==> flow/design.v <==
module positive_edge_detector(
	clk,
	in,
	out
);
input clk;
input in;
output reg out;
reg in_delay;
always @ (posedge clk)
begin
	in_delay <= in;
end
always @ (posedge clk)
begin
	out <= in & ~in_delay;
end
endmodule
module data_reg #(
        parameter APB_DW = 8
)
(
        clk,
        rst,
        i_load,
        i_data,
        o_data
);
input                           clk;
input                           rst;
input                           i_load;
input [APB_DW - 1 : 0]          i_data;
output reg [APB_DW - 1 : 0]     o_data;
always @ (posedge clk, negedge rst)
begin
        if (rst == 1'b0) begin
                o_data <= 0;
        end else
        begin
                if(i_load == 1'b1) begin
                        o_data <= i_data;
                end
        end
end
endmodule
module demux #(
        parameter RATIO = 4,
        parameter logRATIO = 2
)
( 
        i_load, 
        i_load_sel, 
        o_load
);
input                   i_load;
input   [logRATIO-1:0]  i_load_sel;
output  [RATIO-1:0]     o_load; 
genvar i;
generate 
        for (i = 0; i < RATIO; i = i + 1) begin : demux_out 
                assign o_load[i] = i_load_sel == i ? i_load : 1'b0;
        end
endgenerate
endmodule
module hwdata_mux #(
        parameter AHB_DW = 32,
        parameter APB_DW = 8,
        parameter RATIO = 4,
        parameter logRATIO = 2
)
(
        in,
        sel,
        out
);
input [AHB_DW - 1 : 0]          in;
input [logRATIO - 1 : 0]        sel;
output [APB_DW - 1 : 0]         out;
wire [APB_DW - 1 : 0] in_partial [RATIO - 1 : 0];
genvar i;
generate
        for (i = 0; i < RATIO; i = i + 1) begin : mux_inputs
                assign in_partial[i] = in [(i + 1)*APB_DW - 1 : i*APB_DW];
        end
endgenerate
assign out = in_partial[sel];
endmodule
module hrdata_reg  #(
        parameter AHB_DW = 32,
        parameter APB_DW = 8
) 
(
        clk,
        rst,
        i_PRDATA,
        i_load,
        o_HRDATA
);
localparam RATIO = AHB_DW / APB_DW;
input                   clk;
input                   rst;
input [APB_DW - 1 : 0]  i_PRDATA;
input [RATIO - 1 : 0]   i_load;
output [AHB_DW - 1 : 0] o_HRDATA;
genvar i;
generate
        for (i = 0; i < RATIO; i = i + 1) begin : regs
                data_reg #(
                        .APB_DW(APB_DW)
                )
                r_data (
                        .clk(clk),
                        .rst(rst),
                        .i_load(i_load[i]),
                        .i_data(i_PRDATA),
                        .o_data(o_HRDATA[((i+1)*APB_DW - 1): i*APB_DW])
                );
        end
endgenerate
endmodule
module fifo_memory #(
        parameter AHB_AW = 32,
        parameter AHB_DW = 32,
        parameter FIFO_SIZE = 8
)
(
        clk,
        rst_n,
        i_haddr,
        i_hwdata,
        i_hsize,
        o_haddr,
        o_hwdata,
        o_hsize,
        o_fifo_full,
        o_fifo_empty,
        i_write,
        i_read
);
localparam FIFO_WIDTH = AHB_AW + AHB_DW + 3;
localparam logSIZE = clog2(FIFO_SIZE);
input                   clk;
input                   rst_n;
input [AHB_AW - 1 : 0]  i_haddr;
input [AHB_DW - 1 : 0]  i_hwdata;
input [2 : 0]           i_hsize;
input                   i_write;
input                   i_read;
output [AHB_AW - 1 : 0] o_haddr;
output [AHB_DW - 1 : 0] o_hwdata;
output [2 : 0]          o_hsize;
output reg              o_fifo_full;
output reg              o_fifo_empty;
reg [logSIZE : 0]               r_ptr_r;                                 
reg [logSIZE : 0]               w_ptr_r;                                 
reg [AHB_AW - 1 : 0]            fifo_mem_haddr_r [FIFO_SIZE - 1 : 0];    
reg [AHB_DW - 1 : 0]            fifo_mem_hwdata_r [FIFO_SIZE - 1 : 0];   
reg [2 : 0]                     fifo_mem_hsize_r [FIFO_SIZE - 1 : 0];    
wire    fifo_we_w;               
wire    fifo_re_w;               
wire    fifo_msb_comp_w;         
wire    pointer_equal_w;         
function integer clog2 (input integer n); 
integer j; 
begin 
        if(n > 1) begin
                n = n - 1;
                for (j = 0; n > 0; j = j + 1)        
                        n = n >> 1;
                clog2 = j;
        end else
        begin
                clog2 = 1;
        end
end
endfunction
assign fifo_msb_comp_w = w_ptr_r[logSIZE] ^ r_ptr_r[logSIZE];
assign fifo_we_w = (~o_fifo_full) & i_write;
assign fifo_re_w = (~o_fifo_empty) & i_read;
assign pointer_equal_w = (w_ptr_r[logSIZE - 1 : 0] - r_ptr_r [logSIZE - 1 : 0]) ? 1'b0 : 1'b1;
always @ (*)
begin
        o_fifo_full = fifo_msb_comp_w & pointer_equal_w;
        o_fifo_empty = (~fifo_msb_comp_w) & pointer_equal_w;
end 
always @ (posedge clk)
begin
        if(fifo_we_w) begin
                fifo_mem_haddr_r[w_ptr_r[logSIZE - 1 : 0]] <= i_haddr;
                fifo_mem_hwdata_r[w_ptr_r[logSIZE - 1 : 0]] <= i_hwdata;
                fifo_mem_hsize_r[w_ptr_r[logSIZE - 1 : 0]] <= i_hsize;
        end
end
assign o_haddr = fifo_mem_haddr_r[r_ptr_r[logSIZE - 1 : 0]];
assign o_hwdata = fifo_mem_hwdata_r[r_ptr_r[logSIZE - 1 : 0]];
assign o_hsize = fifo_mem_hsize_r[r_ptr_r[logSIZE - 1 : 0]];
always @ (posedge clk, negedge rst_n)
begin
        if (rst_n == 1'b0) begin
                r_ptr_r <= 0;
        end else
        begin
                if(fifo_re_w) begin
                        r_ptr_r <= r_ptr_r + 1'b1;
                end
        end
end
always @ (posedge clk, negedge rst_n)
begin
        if (rst_n == 1'b0) begin
                w_ptr_r <= 0;
        end else
        begin
                if(fifo_we_w) begin
                        w_ptr_r <= w_ptr_r + 1'b1;
                end
        end
end
endmodule
module internal_logic #(
        parameter AHB_AW = 32,
        parameter AHB_DW = 32
)
(
        hclk,
        rst_n,
        i_haddr_read,
        i_haddr_write,
        i_hsize_read,
        i_hsize_write,
        i_hready,
        o_haddr,
        o_hsize,
        i_fifo_empty,
        i_read_transfer,
        o_start_transfer
);
input hclk;
input rst_n;
input [AHB_AW - 1 : 0]  i_haddr_read;
input [AHB_AW - 1 : 0]  i_haddr_write;
input [2:0]             i_hsize_read;
input [2:0]             i_hsize_write;
input                   i_hready;
output [AHB_AW - 1 : 0] o_haddr;
output [2:0]            o_hsize;
input                   i_fifo_empty;
input                   i_read_transfer;
output                  o_start_transfer;
wire                    w_start_read_transfer;
wire                    w_start_write_transfer;
wire                    w_fifo_not_empty_detector;
wire                    w_start_read_transfer_detector;
wire                    w_start_write_transfer_detector;
reg                     r_hready_delay;
assign o_haddr = i_fifo_empty ? i_haddr_read : i_haddr_write;
assign o_hsize = i_fifo_empty ? i_hsize_read : i_hsize_write;
assign w_start_read_transfer = i_read_transfer & i_fifo_empty;
assign w_start_write_transfer = (r_hready_delay & (~i_fifo_empty)) | w_fifo_not_empty_detector;
always @ (posedge hclk)
begin
        r_hready_delay <= i_hready;
end
assign o_start_transfer = w_start_read_transfer_detector | w_start_write_transfer_detector;  
positive_edge_detector START_READ_TRANSFER(
        .clk(hclk),
        .in(w_start_read_transfer),
        .out(w_start_read_transfer_detector)
);
positive_edge_detector START_WRITE_TRANSFER(
        .clk(hclk),
        .in(w_start_write_transfer),
        .out(w_start_write_transfer_detector)
);
positive_edge_detector FIFO_NOT_EMPTY_DETECTOR(
        .clk(hclk),
        .in(~i_fifo_empty),
        .out(w_fifo_not_empty_detector)
);
endmodule
module ahb
#(
	parameter AHB_AW = 32,
	parameter AHB_DW = 32,
        parameter APB_DW = 8
)
(
	HCLK,				 
	HRESETn,			 
	i_HADDR,			 
	o_HADDR,			 
	i_HWRITE,			 
	i_HSIZE,			 
	o_HSIZE,			 
	o_HREADY,			 
	i_HREADY,			 
	i_HSEL,			         
	o_start_read_transfer, 	         
        o_start_write_transfer,          
        i_fifo_full,                     
        i_fifo_empty,                    
	i_HRESP,			 
	o_HRESP,			 
	i_HRDATA,		         
	o_HRDATA			 
);
input                   HCLK;
input                   HRESETn;
input [(AHB_AW-1):0]    i_HADDR;
input [2:0]             i_HSIZE;
input                   i_HWRITE;
input                   i_HREADY;
input                   i_HSEL;
input [(AHB_DW-1):0]    i_HRDATA;
input                   i_HRESP;
input                   i_fifo_full;
input                   i_fifo_empty;
output reg [(AHB_AW-1):0] o_HADDR;
output reg [2:0] o_HSIZE;
output reg o_start_read_transfer;
output reg o_start_write_transfer;
output reg o_HREADY;
output reg[(AHB_DW-1):0] o_HRDATA;
output o_HRESP;
localparam [1:0]
AHB_IDLE = 2'b00,
AHB_READ = 2'b01,
AHB_WRITE = 2'b10;
reg [1:0] r_current_state;
reg [1:0] r_next_state;
always @ (posedge HCLK, negedge HRESETn)
begin
	if(HRESETn == 0) begin
		r_current_state <= AHB_IDLE;
	end else
	begin
		r_current_state <= r_next_state;
	end
end
always @ (*)
begin
	r_next_state = r_current_state;
	case(r_current_state)
		AHB_IDLE: begin
			if (i_HSEL == 1'b1) begin 
				if (i_HWRITE == 1'b1) begin
                                        r_next_state = AHB_WRITE;
                                end else
                                begin
                                        r_next_state = AHB_READ;
                                end
			end
                end
		AHB_READ: begin
			if(i_HREADY == 1'b1 && i_fifo_empty == 1'b1) begin
                                if (i_HSEL == 1'b1) begin
                                        if (i_HWRITE == 1'b1) begin
                                                r_next_state = AHB_WRITE;
                                        end
                                end else
                                begin
                                        r_next_state = AHB_IDLE;
                                end
			end
		end
                AHB_WRITE: begin
                        if (i_fifo_full == 1'b0) begin
                                if (i_HSEL == 1'b0) begin
                                        r_next_state = AHB_IDLE;
                                end else
                                begin
                                        if (i_HWRITE == 1'b0) begin
                                                r_next_state = AHB_READ;
                                        end
                                end
                        end
                end
		default: begin
			r_next_state = AHB_IDLE;
		end
	endcase
end
always @ (*)
begin
	case(r_current_state)
		AHB_IDLE: begin
			o_start_read_transfer = 1'b0;
			o_HREADY = 1'b1;
                        o_start_write_transfer = 1'b0;
		end
		AHB_READ: begin
			o_HREADY = 1'b0;
			o_start_read_transfer = 1'b1;
                        o_start_write_transfer = 1'b0;
		end
                AHB_WRITE: begin
                        o_start_read_transfer = 1'b0;
                        o_start_write_transfer = 1'b1;
                        if (i_fifo_full == 1'b1) begin
                                o_HREADY = 1'b0;
                        end else
                        begin
                                o_HREADY = 1'b1;
                        end
                end
		default: begin
			o_start_read_transfer = 1'b0;
			o_HREADY = 1'b1;
                        o_start_write_transfer = 1'b0;
		end
	endcase
end
always @ (posedge HCLK, negedge HRESETn)
begin
        if(HRESETn == 1'b0) begin
		o_HADDR <= 0;
		o_HSIZE <= 0;
	end else
	begin
                if (o_HREADY == 1'b1 && i_HSEL == 1'b1) begin
                        o_HADDR <= i_HADDR;
			o_HSIZE <= i_HSIZE;
                end
	end
end
assign o_HRESP = i_HRESP;
always @ (*)
begin
        if(o_HSIZE < APB_DW) begin
                case(APB_DW)
			16: begin
                                if (o_HADDR[0] == 1'b1) begin
                                        o_HRDATA = {i_HRDATA[7:0],i_HRDATA[AHB_DW - 1 : 8]};
                                end else
                                begin
                                        o_HRDATA = i_HRDATA;
                                end
                        end
                        32: begin
                                case (o_HADDR[1:0])
                                        2'b00: begin
                                                o_HRDATA = i_HRDATA;
                                        end
                                        2'b01: begin
                                                o_HRDATA = {i_HRDATA[7:0],i_HRDATA[AHB_DW - 1 : 8]};
                                        end
                                        2'b10: begin
                                                o_HRDATA = {i_HRDATA[15:0],i_HRDATA[AHB_DW - 1 : 16]};
                                        end
                                        2'b11: begin
                                                o_HRDATA = {i_HRDATA[23:0],i_HRDATA[AHB_DW - 1 : 24]};
                                        end
                                        default: begin
                                                o_HRDATA = i_HADDR;
                                        end
                                endcase
                        end
                        default: begin
                                o_HRDATA = i_HRDATA;
                        end
                endcase
        end else
        begin
                o_HRDATA = i_HRDATA;
        end
end
endmodule
module apb
#(
        parameter AHB_AW = 32,
        parameter APB_AW = 32,
        parameter AHB_DW = 32,
        parameter APB_DW = 8
)
(
        PCLK,                    
        PRESETn,                 
        i_HADDR,                 
        i_HSIZE,                 
        i_HWDATA,                
        o_HRESP,                 
        o_HREADY,                
        i_start_transfer,        
        o_load,                  
        i_fifo_empty,            
        o_PADDR,                 
        o_PSEL,                  
        o_PENABLE,               
        o_PWRITE,                
        o_PWDATA,                
        i_PREADY,                
        i_PSLVERR                
);
localparam APB_DW_B = APB_DW / 8;        
localparam RATIO = AHB_DW / APB_DW;      
localparam logRATIO = clog2(RATIO);       
input [(AHB_AW-1):0]    i_HADDR;
input [2:0]             i_HSIZE;
input [AHB_DW - 1 : 0]  i_HWDATA;
input                   i_start_transfer;
output [RATIO - 1 : 0]  o_load;
input                   i_fifo_empty;
output o_HREADY;
output o_HRESP;
input PCLK;
input PRESETn;
input i_PREADY;
input i_PSLVERR;
output reg[(APB_AW-1):0] o_PADDR;
output reg o_PWRITE;
output reg o_PSEL;
output reg o_PENABLE;
output [(APB_DW - 1) : 0] o_PWDATA;
reg [7:0] r_cnt;
reg [7:0] r_hsize_byte_decoded;
reg [(logRATIO - 1):0] r_load_sel;
reg hready;
localparam [1:0]
APB_IDLE = 2'b00,
APB_SETUP = 2'b01,
APB_ACCESS = 2'b10;
reg [1:0] r_current_state;
reg [1:0] r_next_state;
function integer clog2 (input integer n); 
integer j; 
begin 
        if(n > 1) begin
                n = n - 1;
                for (j = 0; n > 0; j = j + 1)        
                        n = n >> 1;
                clog2 = j;
        end else
        begin
                clog2 = 1;
        end
end
endfunction
always @ (posedge PCLK, negedge PRESETn)
begin
        if(PRESETn == 0) begin
                r_current_state <= APB_IDLE;
        end else
        begin
                r_current_state <= r_next_state;
        end
end
always @ (*)
begin
        r_next_state = r_current_state;
        case(r_current_state)
                APB_IDLE: begin
                        if(i_start_transfer == 1'b1) begin
                                r_next_state = APB_SETUP;
                        end
                end
                APB_SETUP: begin
                        r_next_state = APB_ACCESS;
                end
                APB_ACCESS: begin
                        if(i_PREADY == 1'b1) begin
                                if(r_cnt == 0) begin
                                        r_next_state = APB_IDLE;
                                end else
                                begin
                                        r_next_state = APB_SETUP;
                                end
                        end
                end
                default: begin
                r_next_state = APB_IDLE;
                end
        endcase
end
always @ (*)
begin
        case(r_current_state)
                APB_IDLE: begin
                        hready = 1'b1;
                        o_PSEL = 1'b0;
                        o_PENABLE = 1'b0;
                end
                APB_SETUP: begin
                        hready = 1'b0;
                        o_PSEL = 1'b1;
                        o_PENABLE = 1'b0;
                end
                APB_ACCESS: begin
                        hready = 1'b0;
                        o_PSEL = 1'b1;
                        o_PENABLE = 1'b1;
                end
                default: begin
                        hready = 1'b1;
                        o_PSEL = 1'b0;
                        o_PENABLE = 1'b0;
                end
        endcase
end
always @ (*)
begin
        case(i_HSIZE)
                3'b000: begin
                        r_hsize_byte_decoded = 1;
                end
                3'b001: begin
                        r_hsize_byte_decoded = 2;
                end
                3'b010: begin
                        r_hsize_byte_decoded = 4;
                end
                3'b011: begin
                        r_hsize_byte_decoded = 8;
                end
                3'b100: begin
                        r_hsize_byte_decoded = 16;
                end
                3'b101: begin
                        r_hsize_byte_decoded = 32;
                end
                3'b110: begin
                        r_hsize_byte_decoded = 64;
                end
                3'b111: begin
                        r_hsize_byte_decoded = 128;
                end
                default: begin
                        r_hsize_byte_decoded = 4;
                end
        endcase
end
always @ (posedge PCLK, negedge PRESETn)
begin
        if(PRESETn == 1'b0) begin
                r_cnt <= 0;
                r_load_sel <= 0;
        end else
        begin
                case(r_current_state) 
                        APB_IDLE: begin
                                r_load_sel <= 0;
                                if(r_hsize_byte_decoded > APB_DW_B) begin
                                        r_cnt <= r_hsize_byte_decoded;
                                end else
                                begin
                                        r_cnt <= APB_DW_B;
                                end
                        end
                        APB_SETUP: begin
                                r_cnt <= r_cnt - APB_DW_B;
                        end
                        APB_ACCESS: begin
                                if (i_PREADY == 1'b1 && r_cnt > 0) begin
                                        r_load_sel <= r_load_sel + 1'b1;
                                end
                        end
                endcase
        end
end
always @ (posedge PCLK)
begin
        if (i_fifo_empty == 1'b1) begin
                o_PWRITE <= 1'b0;
        end else
        begin
                o_PWRITE <= 1'b1;
        end
end
always @ (posedge PCLK, negedge PRESETn)
begin
        if(PRESETn == 1'b0) begin
                o_PADDR <= 0;
        end else
        begin
                case(r_current_state)
                        APB_IDLE: begin
                                o_PADDR <= i_HADDR;  
                                case (APB_DW_B)
                                        2: begin
                                                o_PADDR [0] <= 1'b0;
                                        end
                                        4: begin
                                                o_PADDR [1:0] <= 2'b0;
                                        end
                                endcase
                        end
                        APB_ACCESS: begin
                                if (i_PREADY == 1'b1) begin
                                        o_PADDR <= o_PADDR + APB_DW_B;
                                end
                        end
                endcase
        end
end
assign o_HRESP = i_PSLVERR;
generate
        if(RATIO > 1) begin
                hwdata_mux #(
                        .AHB_DW(AHB_DW),
                        .APB_DW(APB_DW),
                        .RATIO(RATIO),
                        .logRATIO(logRATIO)
                )
                HWDATA_MUX(
                        .in(i_HWDATA),
                        .sel(r_load_sel),
                        .out(o_PWDATA)
                );
        end else
        begin
                assign o_PWDATA = i_HWDATA;
        end
endgenerate
demux #(
        .RATIO(RATIO),
        .logRATIO(logRATIO)
)
load_demux(
        .i_load(i_PREADY),
        .i_load_sel(r_load_sel),
        .o_load(o_load)
);
positive_edge_detector hready_detector(
        .clk(PCLK),
        .in(hready),
        .out(o_HREADY)
);
endmodule
module ahb_to_apb_bridge
#(
        parameter AHB_AW = 32,
        parameter APB_AW = 32,
        parameter AHB_DW = 32,
        parameter APB_DW = 8,
        parameter FIFO_SIZE = 8
)
(
        HCLK,        
        HRESETn,     
        HADDR,       
        HSIZE,       
        HWDATA,      
        HWRITE,      
        HRDATA,      
        HREADY,      
        HRESP,       
        HSELAPB,     
        PADDR,       
        PSEL,        
        PENABLE,     
        PWRITE,      
        PWDATA,      
        PRDATA,      
        PREADY,      
        PSLVERR      
);
localparam RATIO = AHB_DW / APB_DW;
input                   HCLK;
input                   HRESETn;
input [(AHB_AW-1):0]    HADDR;
input [2:0]             HSIZE;
input [(AHB_DW-1):0]    HWDATA;
input                   HWRITE;
input                   HSELAPB;
output [(AHB_DW-1):0]   HRDATA;
output                  HREADY;
output                  HRESP;
input [(APB_DW-1):0]    PRDATA;
input                   PREADY;
input                   PSLVERR;
output [(APB_AW-1):0]   PADDR;
output                  PSEL;
output                  PENABLE;
output                  PWRITE;
output [(APB_DW-1):0]   PWDATA;
wire                    w_hwrite_ahb_to_apb;
wire [AHB_DW - 1 : 0]   w_hrdata_apb_to_ahb;
wire [AHB_AW - 1 : 0]   w_haddr;
wire [2:0]              w_hsize;
wire                    w_hready;
wire                    w_fifo_empty;
wire                    w_fifo_full;
wire [AHB_DW - 1 : 0]   w_hrdata_hrdata_r_to_ahb;
wire                    w_hresp_apb_to_ahb;
wire                    w_read_transfer_ahb_to_internal_logic;
wire                    w_write_transfer_ahb_to_fifo;
wire [AHB_AW - 1 : 0]   w_haddr_fifo_to_internal_logic;
wire [AHB_DW - 1 : 0]   w_hwdata_fifo_to_apb;
wire [2:0]              w_hsize_fifo_to_internal_logic;
wire [AHB_AW - 1 : 0]   w_haddr_internal_logic_to_apb;
wire [2:0]              w_hsize_internal_logic_to_apb;
wire                    w_start_transfer_internal_logic_to_apb;
wire [RATIO - 1 : 0]    w_load_apb_to_hrdata_r;
ahb #(
        .AHB_AW(AHB_AW),
        .AHB_DW(AHB_DW),
        .APB_DW(APB_DW))
AHB (
        .HCLK(HCLK),
        .HRESETn(HRESETn),
        .i_HADDR(HADDR),
        .o_HADDR(w_haddr),
        .i_HSIZE(HSIZE),
        .o_HSIZE(w_hsize),
        .i_HWRITE(HWRITE),
        .i_HRDATA(w_hrdata_hrdata_r_to_ahb),
        .o_HRDATA(HRDATA),
        .i_HREADY(w_hready),
        .o_HREADY(HREADY),
        .i_HRESP(w_hresp_apb_to_ahb),
        .o_HRESP(HRESP),
        .i_HSEL(HSELAPB),
        .o_start_read_transfer(w_read_transfer_ahb_to_internal_logic),
        .o_start_write_transfer(w_write_transfer_ahb_to_fifo),
        .i_fifo_full(w_fifo_full),
        .i_fifo_empty(w_fifo_empty)
);
fifo_memory #(
        .AHB_AW(AHB_AW),
        .AHB_DW(AHB_DW),
        .FIFO_SIZE(FIFO_SIZE))
FIFO_MEMORY(
        .clk(HCLK),
        .rst_n(HRESETn),
        .i_haddr(w_haddr),
        .i_hwdata(HWDATA),
        .i_hsize(w_hsize),
        .o_haddr(w_haddr_fifo_to_internal_logic),
        .o_hwdata(w_hwdata_fifo_to_apb),
        .o_hsize(w_hsize_fifo_to_internal_logic),
        .o_fifo_full(w_fifo_full),
        .o_fifo_empty(w_fifo_empty),
        .i_write(w_write_transfer_ahb_to_fifo),
        .i_read(w_hready)
);
internal_logic #(
        .AHB_AW(AHB_AW),
        .AHB_DW(AHB_DW))
INTERNAL_LOGIC(
        .hclk(HCLK),
        .rst_n(HRESETn),
        .i_haddr_read(w_haddr),
        .i_haddr_write(w_haddr_fifo_to_internal_logic),
        .i_hsize_read(w_hsize),
        .i_hsize_write(w_hsize_fifo_to_internal_logic),
        .i_hready(w_hready),
        .o_haddr(w_haddr_internal_logic_to_apb),
        .o_hsize(w_hsize_internal_logic_to_apb),
        .i_fifo_empty(w_fifo_empty),
        .i_read_transfer(w_read_transfer_ahb_to_internal_logic),
        .o_start_transfer(w_start_transfer_internal_logic_to_apb)
); 
hrdata_reg #(
        .AHB_DW(AHB_DW),
        .APB_DW(APB_DW))
HRDATA_REG (
        .clk(HCLK),
        .rst(HRESETn),
        .i_PRDATA(PRDATA),
        .i_load(w_load_apb_to_hrdata_r),
        .o_HRDATA(w_hrdata_hrdata_r_to_ahb)
);
apb #(
        .AHB_AW(AHB_AW),
        .APB_AW(APB_AW),
        .AHB_DW(AHB_DW),
        .APB_DW(APB_DW))
APB (
        .PCLK(HCLK),                         
        .PRESETn(HRESETn),                   
        .i_HADDR(w_haddr_internal_logic_to_apb),             
        .i_HSIZE(w_hsize_internal_logic_to_apb),            
        .i_HWDATA(w_hwdata_fifo_to_apb),          
        .o_HRESP(w_hresp_apb_to_ahb),            
        .o_HREADY(w_hready),          
        .i_start_transfer(w_start_transfer_internal_logic_to_apb),    
        .i_fifo_empty(w_fifo_empty),
        .o_PADDR(PADDR),                       
        .o_PENABLE(PENABLE),                   
        .o_PSEL(PSEL),                         
        .i_PREADY(PREADY),                     
        .o_PWRITE(PWRITE),                     
        .i_PSLVERR(PSLVERR),                   
        .o_PWDATA(PWDATA),                     
        .o_load(w_load_apb_to_hrdata_r)
);
endmodule
Subject: tool reports on ahb_to_apb_bridge

Hi,

== Step by step through the tools: ahb_to_apb_bridge ==
Module ahb_to_apb_bridge before and after one edit of its RTL, step after step.
Lines under "original" count in the file above, lines under "edited" in the edited file.
"difference" is "edited" less "original", of the values as shown.
Cell names lack the library's common part.
Not given: --

* Top: ahb_to_apb_bridge
* Clock: HCLK
* Library: sky130hd
* Library corner: tt_025C_1v80

== Edit of the RTL ==
The edit as a unified diff against the file above.
This change comes from a script, not from a designer; no optimisation was intended.

<pre>
@@ -513,5 +513,5 @@
 output [(APB_DW - 1) : 0] o_PWDATA;
 reg [7:0] r_cnt;
-reg [7:0] r_hsize_byte_decoded;
+reg [9:0] r_hsize_byte_decoded;
 reg [(logRATIO - 1):0] r_load_sel;
 reg hready;
</pre>

== Word-level counts ==
Yosys after proc, flatten, opt, wreduce and memory -nomap, before mapping. Memory bits, and registers merged into a memory's read port (data or address), are not among the register bits. Print and check cells are not counted. Equal cells are merged and count once.
Memory sizes are those after Yosys's memory passes, which may raise the word count (mostly to a power of two), join words into wider ones and drop unused or constant bits.

{| class="wikitable"
|+ Storage and ports
! what !! original !! edited !! difference
|-
| flip-flop bits (word level) || 131 || 131 || 0
|-
| memories || 4 || 4 || 0
|-
| output and inout bits || 77 || 77 || 0
|-
| cells after elaboration || 125 || 125 || 0
|-
| bits in read-only memories || 64 || 64 || 0
|-
| RAM bits || 536 || 536 || 0
|-
| input bits || 81 || 81 || 0
|}

{| class="wikitable"
|+ Cells by class
! what !! original !! edited !! difference
|-
| equal/unequal tests || 15 || 15 || 0
|-
| reductions and logical operators || 15 || 15 || 0
|-
| order comparisons || 2 || 2 || 0
|-
| bitwise operators || 20 || 20 || 0
|-
| muxes and demuxes || 40 || 40 || 0
|-
| $add $sub $neg || 6 || 6 || 0
|}

{| class="wikitable"
|+ Memories
! what !! original !! edited
|-
| words x width with read and write ports || FIFO_MEMORY.fifo_mem_haddr_r 8x32 r1 w1; FIFO_MEMORY.fifo_mem_hwdata_r 8x32 r1 w1; 8x8 r1 w0; FIFO_MEMORY.fifo_mem_hsize_r 8x3 r1 w1 || FIFO_MEMORY.fifo_mem_haddr_r 8x32 r1 w1; FIFO_MEMORY.fifo_mem_hwdata_r 8x32 r1 w1; 8x8 r1 w0; FIFO_MEMORY.fifo_mem_hsize_r 8x3 r1 w1
|}

{| class="wikitable"
|+ Operator list
! operator !! original !! edited !! difference
|-
| 8-bit by 1-bit greater-than comparator with 1-bit output with constant B || 2 || 1 || -1
|-
| 10-bit by 1-bit greater-than comparator with 1-bit output with constant B || 0 || 1 || +1
|-
| 1-bit 2-to-1 mux || 14 || 14 || 0
|-
| 2-bit 2-to-1 mux || 11 || 11 || 0
|-
| 1-bit AND || 10 || 10 || 0
|-
| 1-bit NOT || 7 || 7 || 0
|-
| 2-bit equality test with constant B || 4 || 4 || 0
|-
| 32-bit 2-to-1 mux || 4 || 4 || 0
|-
| 2-bit inequality test with constant B || 4 || 4 || 0
|-
| 2-bit by 1-bit equality test with 1-bit output with constant B || 3 || 3 || 0
|-
| 1-bit logical AND || 3 || 3 || 0
|-
| 2-bit zero test || 3 || 3 || 0
|-
| 3-bit 2-to-1 mux || 3 || 3 || 0
|-
| 2-bit AND reduction || 3 || 3 || 0
|-
| 4-bit by 1-bit adder with 4-bit output with constant B || 2 || 2 || 0
|-
| 2-bit by 1-bit inequality test with 1-bit output with constant B || 2 || 2 || 0
|-
| 3-bit inequality test with constant B || 2 || 2 || 0
|-
| 1-bit bitwise OR || 2 || 2 || 0
|-
| 2-bit case mux with 3-bit select || 2 || 2 || 0
|-
| 2-bit nonzero test || 2 || 2 || 0
|-
| 2-bit by 1-bit adder with 2-bit output with constant B || 1 || 1 || 0
|-
| 32-bit by 1-bit adder with 32-bit output with constant B || 1 || 1 || 0
|-
| 8-bit zero test || 1 || 1 || 0
|-
| 8-bit 2-to-1 mux || 1 || 1 || 0
|-
| 1-bit case mux with 2-bit select || 1 || 1 || 0
|-
| 2-bit case mux with 2-bit select || 1 || 1 || 0
|-
| 32-bit case mux with 2-bit select || 1 || 1 || 0
|-
| 8-bit case mux with 2-bit select || 1 || 1 || 0
|}

The list need not be complete.

== Logic depth ==
Yosys ltp: most cells in a row. Word level: on the elaborated netlist, between registers, memories and ports. Mapped: between sequential cells and ports; inverters and the memories' decode and read muxes count.

{| class="wikitable"
|+ Depth
! what !! original !! edited !! difference
|-
| word-level depth || 8 || 8 || 0
|-
| ABC_AREA || 0 || 0 || --
|-
| depth in mapped cells || 13 || 13 || 0
|-
| depth with buffers taken out || 9 || 8 || -1
|}

== Synthesis result ==
Yosys stat after the flow's synthesis: flattened, memories mapped to cells. It holds for the ABC_AREA given above (unset counts as 0); a run with the other value may have another netlist.

{| class="wikitable"
|+ Cells by type
! type !! original !! edited !! difference
|-
| nand2_1 || 100 || 63 || -37
|-
| nor2_1 || 24 || 58 || +34
|-
| mux2_2 || 63 || 95 || +32
|-
| mux2_4 || 31 || 1 || -30
|-
| o211ai_1 || 30 || 0 || -30
|-
| nand3_1 || 41 || 17 || -24
|-
| a311o_1 || 1 || 16 || +15
|-
| nor4_1 || 5 || 19 || +14
|-
| clkbuf_1 || 27 || 40 || +13
|-
| mux2i_1 || 20 || 31 || +11
|-
| o21ai_0 || 5 || 14 || +9
|-
| buf_1 || 13 || 5 || -8
|-
| a222oi_1 || 8 || 0 || -8
|-
| a22oi_1 || 27 || 34 || +7
|-
| buf_4 || 9 || 16 || +7
|-
| o31ai_1 || 2 || 9 || +7
|-
| nand4_1 || 12 || 18 || +6
|-
| buf_2 || 20 || 15 || -5
|}

The list need not be complete.

{| class="wikitable"
|+ Synthesis totals
! what !! original !! edited !! difference
|-
| chip area (Yosys) (µm²) || 26,780.7 || 26,860.8 || +80.1
|-
| mapped cells || 1,418 || 1,441 || +23
|-
| sequential part of the area (µm²) || 19,356.1 || 19,356.1 || 0.0
|-
| buffer cells || 76 || 79 || +3
|-
| flip-flops || 668 || 668 || 0
|}

The figures by module come from a second, unflattened synthesis with its own total; it is not the netlist above.

{| class="wikitable"
|+ Unflattened totals
! what !! original !! edited !! difference
|-
| cell total of the unflattened synthesis || 1,426 || 1,418 || -8
|-
| area total of the unflattened synthesis (µm²) || 27,734.1 || 27,810.4 || +76.3
|}

Rows give one instance, submodules left out.

{| class="wikitable"
|+ By module, original
! module !! times used !! sequential area (µm²) !! cells !! area (µm²)
|-
| fifo_memory || 1 || 16,295.6 || 834 || 20,638.5
|-
| apb || 1 || 1,147.4 || 331 || 2,886.5
|-
| ahb || 1 || 952.2 || 123 || 1,824.2
|-
| data_reg #(APB_DW=8) || 4 || 200.2 || 17 || 331.6
|-
| internal_logic || 1 || 20.0 || 44 || 609.3
|-
| positive_edge_detector || 4 || 40.0 || 3 || 53.8
|-
| hwdata_mux || 1 || 0.0 || 10 || 196.4
|-
| demux || 1 || 0.0 || 4 || 37.5
|-
| hrdata_reg || 1 || 0.0 || 0 || 0.0
|-
| ahb_to_apb_bridge || 1 || 0.0 || 0 || 0.0
|}

{| class="wikitable"
|+ By module, edited
! module !! times used !! sequential area (µm²) !! cells !! area (µm²)
|-
| fifo_memory || 1 || 16,295.6 || 834 || 20,638.5
|-
| apb || 1 || 1,147.4 || 323 || 2,962.8
|-
| ahb || 1 || 952.2 || 123 || 1,824.2
|-
| data_reg #(APB_DW=8) || 4 || 200.2 || 17 || 331.6
|-
| internal_logic || 1 || 20.0 || 44 || 609.3
|-
| positive_edge_detector || 4 || 40.0 || 3 || 53.8
|-
| hwdata_mux || 1 || 0.0 || 10 || 196.4
|-
| demux || 1 || 0.0 || 4 || 37.5
|-
| hrdata_reg || 1 || 0.0 || 0 || 0.0
|-
| ahb_to_apb_bridge || 1 || 0.0 || 0 || 0.0
|}

== Path before layout ==
OpenSTA on the mapped netlist: ideal clock, no wires. The path of least setup slack (recovery checks aside). Input and output delay are each 20% of the period. Register names are those of the netlist, which keeps one name where synthesis merged equal registers.

{| class="wikitable"
|+ Path post-synthesis
! what !! original !! edited !! difference
|-
| kind || register to register || register to register || --
|-
| from || register FIFO_MEMORY.r_ptr_r[1] || register FIFO_MEMORY.r_ptr_r[1] || --
|-
| to || memory FIFO_MEMORY.fifo_mem_haddr_r[0][0] || memory FIFO_MEMORY.fifo_mem_haddr_r[2][0] || --
|-
| slack (ns) || -1.112 || -3.635 || -2.523
|-
| arrival time (ns) || 6.537 || 8.954 || +2.417
|-
| required time (ns) || 5.426 || 5.319 || -0.107
|-
| delay of the path (ns) || 7.111 || 9.635 || +2.524
|-
| clock period (ns) || 6.0 || 6.0 || 0.0
|-
| stages || 10 || 11 || +1
|-
| synthesis period reached (ns) || 7.112 || 9.635 || +2.523
|}

"delay of the path" is the arrival time less input delay plus setup time.
"stages": output pins that drive a net of the path, with the launching flip-flop's if there is one; two outputs of one cell count as two.
"synthesis period reached" is the clock period less the worst setup slack; recovery checks do not enter. This is arithmetic on one report: input and output delays are still those of the set period (20% each).
Between the ends stands the longest chain of elaborated cells between them, by number of cells; it is not shown to be the way that was timed. Of several equally long chains one is given.
A line is the first line of the expression or statement that the cell stems from. Yosys adds cells for indexed reads and writes and turns some case tables into memories.
original: Only ways into the end's enable, where the timed path ends, are counted here.

Between the ends, post-synthesis, original:
* Cells stage by stage: dfrtp_1 -> buf_2 -> clkinv_1 -> clkbuf_1 -> ha_1 -> nor2b_1 -> xnor2_2 -> o31a_1 -> nand2_1 -> nor3_1
* Length of the longest elaborated chain: 7

{| class="wikitable"
|+ Ends and longest elaborated chain, post-synthesis, original
! what !! line !! text
|-
| from (decl) || 154 || <nowiki>reg [logSIZE : 0]               r_ptr_r;</nowiki>
|-
| from (assign) || 200 || <nowiki>r_ptr_r <= 0;</nowiki>
|-
| from (assign) || 204 || <nowiki>r_ptr_r <= r_ptr_r + 1'b1;</nowiki>
|-
| 3-bit subtractor || 180 || <nowiki>assign pointer_equal_w = (w_ptr_r[logSIZE - 1 : 0] - r_ptr_r [logSIZE - 1 : 0]) ? 1'b0 : 1'b1;</nowiki>
|-
| 3-bit nonzero test || 180 ||
|-
| 1-bit 2-to-1 mux || 180 ||
|-
| 1-bit AND || 183 || <nowiki>o_fifo_full = fifo_msb_comp_w & pointer_equal_w;</nowiki>
|-
| 1-bit NOT || 178 || <nowiki>assign fifo_we_w = (~o_fifo_full) & i_write;</nowiki>
|-
| 1-bit AND || 178 ||
|-
| 3-bit 2-to-1 mux || 188 || <nowiki>if(fifo_we_w) begin</nowiki>
|-
| to (decl) || 156 || <nowiki>reg [AHB_AW - 1 : 0]            fifo_mem_haddr_r [FIFO_SIZE - 1 : 0];</nowiki>
|}

edited: Only ways into the end's enable, where the timed path ends, are counted here.

Between the ends, post-synthesis, edited:
* Cells stage by stage: dfrtp_1 -> buf_2 -> buf_2 -> inv_1 -> clkbuf_1 -> ha_1 -> nor2b_1 -> xor2_2 -> buf_4 -> o31ai_1 -> nor4b_1
* Length of the longest elaborated chain: 7

{| class="wikitable"
|+ Ends and longest elaborated chain, post-synthesis, edited
! what !! line !! text
|-
| from (decl) || 154 || <nowiki>reg [logSIZE : 0]               r_ptr_r;</nowiki>
|-
| from (assign) || 200 || <nowiki>r_ptr_r <= 0;</nowiki>
|-
| from (assign) || 204 || <nowiki>r_ptr_r <= r_ptr_r + 1'b1;</nowiki>
|-
| 3-bit subtractor || 180 || <nowiki>assign pointer_equal_w = (w_ptr_r[logSIZE - 1 : 0] - r_ptr_r [logSIZE - 1 : 0]) ? 1'b0 : 1'b1;</nowiki>
|-
| 3-bit nonzero test || 180 ||
|-
| 1-bit 2-to-1 mux || 180 ||
|-
| 1-bit AND || 183 || <nowiki>o_fifo_full = fifo_msb_comp_w & pointer_equal_w;</nowiki>
|-
| 1-bit NOT || 178 || <nowiki>assign fifo_we_w = (~o_fifo_full) & i_write;</nowiki>
|-
| 1-bit AND || 178 ||
|-
| 3-bit 2-to-1 mux || 188 || <nowiki>if(fifo_we_w) begin</nowiki>
|-
| to (decl) || 156 || <nowiki>reg [AHB_AW - 1 : 0]            fifo_mem_haddr_r [FIFO_SIZE - 1 : 0];</nowiki>
|}

== Worst path after layout ==
Path of least setup slack in the final report of the runs of set A (OpenROAD, finished layout, wires in). Where an end is a register, its clock arrival counts in the times.

{| class="wikitable"
|+ Path post-layout
! what !! original !! edited !! difference
|-
| kind || register to output || register to output || --
|-
| from || register FIFO_MEMORY.r_ptr_r[0] || register FIFO_MEMORY.r_ptr_r[0] || --
|-
| to || output port PWDATA[5] || output port PWDATA[0] || --
|-
| stages || 7 || 7 || 0
|-
| clock period (ns) || 6.0 || 6.0 || 0.0
|-
| slack (ns) || 0.79 || 1.10 || +0.31
|-
| required time (ns) || 4.80 || 4.80 || 0.00
|-
| arrival time (ns) || 4.01 || 3.70 || -0.31
|}

Between the ends stands the longest chain of elaborated cells between them, by number of cells; it is not shown to be the way that was timed. Of several equally long chains one is given.
A memory read counts as a cell of the chain, while the word-level depth stops at memories.

Between the ends, post-layout, original:
* Cells stage by stage: dfrtp_4 -> buf_4 -> mux4_2 -> mux2_2 -> a222oi_1 -> mux2i_1 -> clkdlybuf4s50_1
* Length of the longest elaborated chain: 2

{| class="wikitable"
|+ Ends and longest elaborated chain, post-layout, original
! what !! line !! text
|-
| from (decl) || 154 || <nowiki>reg [logSIZE : 0]               r_ptr_r;</nowiki>
|-
| from (assign) || 200 || <nowiki>r_ptr_r <= 0;</nowiki>
|-
| from (assign) || 204 || <nowiki>r_ptr_r <= r_ptr_r + 1'b1;</nowiki>
|-
| memory 8 x 32 bit || 157 || <nowiki>reg [AHB_DW - 1 : 0]            fifo_mem_hwdata_r [FIFO_SIZE - 1 : 0];</nowiki>
|-
| 8-bit case mux with 4-bit select || 86 || <nowiki>assign out = in_partial[sel];</nowiki>
|-
| to (decl) || 774 || <nowiki>output [(APB_DW-1):0]   PWDATA;</nowiki>
|}

Between the ends, post-layout, edited:
* Cells stage by stage: dfrtp_4 -> buf_4 -> mux4_2 -> mux2_2 -> a22oi_1 -> a22oi_1 -> clkdlybuf4s50_1
* Length of the longest elaborated chain: 2

{| class="wikitable"
|+ Ends and longest elaborated chain, post-layout, edited
! what !! line !! text
|-
| from (decl) || 154 || <nowiki>reg [logSIZE : 0]               r_ptr_r;</nowiki>
|-
| from (assign) || 200 || <nowiki>r_ptr_r <= 0;</nowiki>
|-
| from (assign) || 204 || <nowiki>r_ptr_r <= r_ptr_r + 1'b1;</nowiki>
|-
| memory 8 x 32 bit || 157 || <nowiki>reg [AHB_DW - 1 : 0]            fifo_mem_hwdata_r [FIFO_SIZE - 1 : 0];</nowiki>
|-
| 8-bit case mux with 4-bit select || 86 || <nowiki>assign out = in_partial[sel];</nowiki>
|-
| to (decl) || 774 || <nowiki>output [(APB_DW-1):0]   PWDATA;</nowiki>
|}

== Flow runs ==
Both versions went through the flow (Yosys, OpenROAD) with the same settings in each pair. Constraints: input delay and output delay 20% of the set period each, output load 0.01 pF.

Flow settings, set A:
* CORE_UTILIZATION: 40
* period_ns: 6.0
* CAP_MARGIN: 20
* CORE_MARGIN: 2
* SLEW_MARGIN: 20

{| class="wikitable"
|+ Final reports, set A
! what !! original !! edited !! difference
|-
| setup total negative slack (ns) || 0.000 || 0.000 || 0.000
|-
| total power after layout (W) || 0.011411 || 0.015291 || +0.003880
|-
| area of the standard cells in the finished layout (µm²) || 31,612.8 || 31,861.8 || +249.0
|-
| full die area (µm²) || 69,037.6 || 69,240.0 || +202.4
|-
| lowest setup slack (ns) || 0.790 || 1.102 || +0.312
|-
| post-synthesis cell area (µm²) || 26,780.7 || 26,860.8 || +80.1
|-
| clock period achieved (ns) || 5.210 || 4.898 || -0.312
|}

Flow settings, set B:
* CAP_MARGIN: 10
* CORE_UTILIZATION: 66
* MAX_ROUTING_LAYER: met5
* MIN_ROUTING_LAYER: met1
* PLACE_DENSITY_LB_ADDON: 0.23
* SETUP_SLACK_MARGIN: -0.52
* TNS_END_PERCENT: 75
* period_ns: 6.47
* CORE_MARGIN: 2
* SLEW_MARGIN: 20

{| class="wikitable"
|+ Final reports, set B
! what !! original !! edited !! difference
|-
| setup total negative slack (ns) || 0.000 || 0.000 || 0.000
|-
| total power after layout (W) || 0.010442 || 0.014196 || +0.003754
|-
| area of the standard cells in the finished layout (µm²) || 31,064.8 || 31,232.5 || +167.7
|-
| full die area (µm²) || 42,203.5 || 42,326.9 || +123.4
|-
| lowest setup slack (ns) || 1.209 || 1.468 || +0.259
|-
| post-synthesis cell area (µm²) || 26,780.7 || 26,860.8 || +80.1
|-
| clock period achieved (ns) || 5.261 || 5.002 || -0.259
|}

"clock period achieved": clock period set for the run, less the worst setup slack. It is reckoned from that one timing run; input and output delays stay at 20% of the period that was set.
"total power after layout" is the tool's figure for a default switching activity; nothing was simulated.

Regards
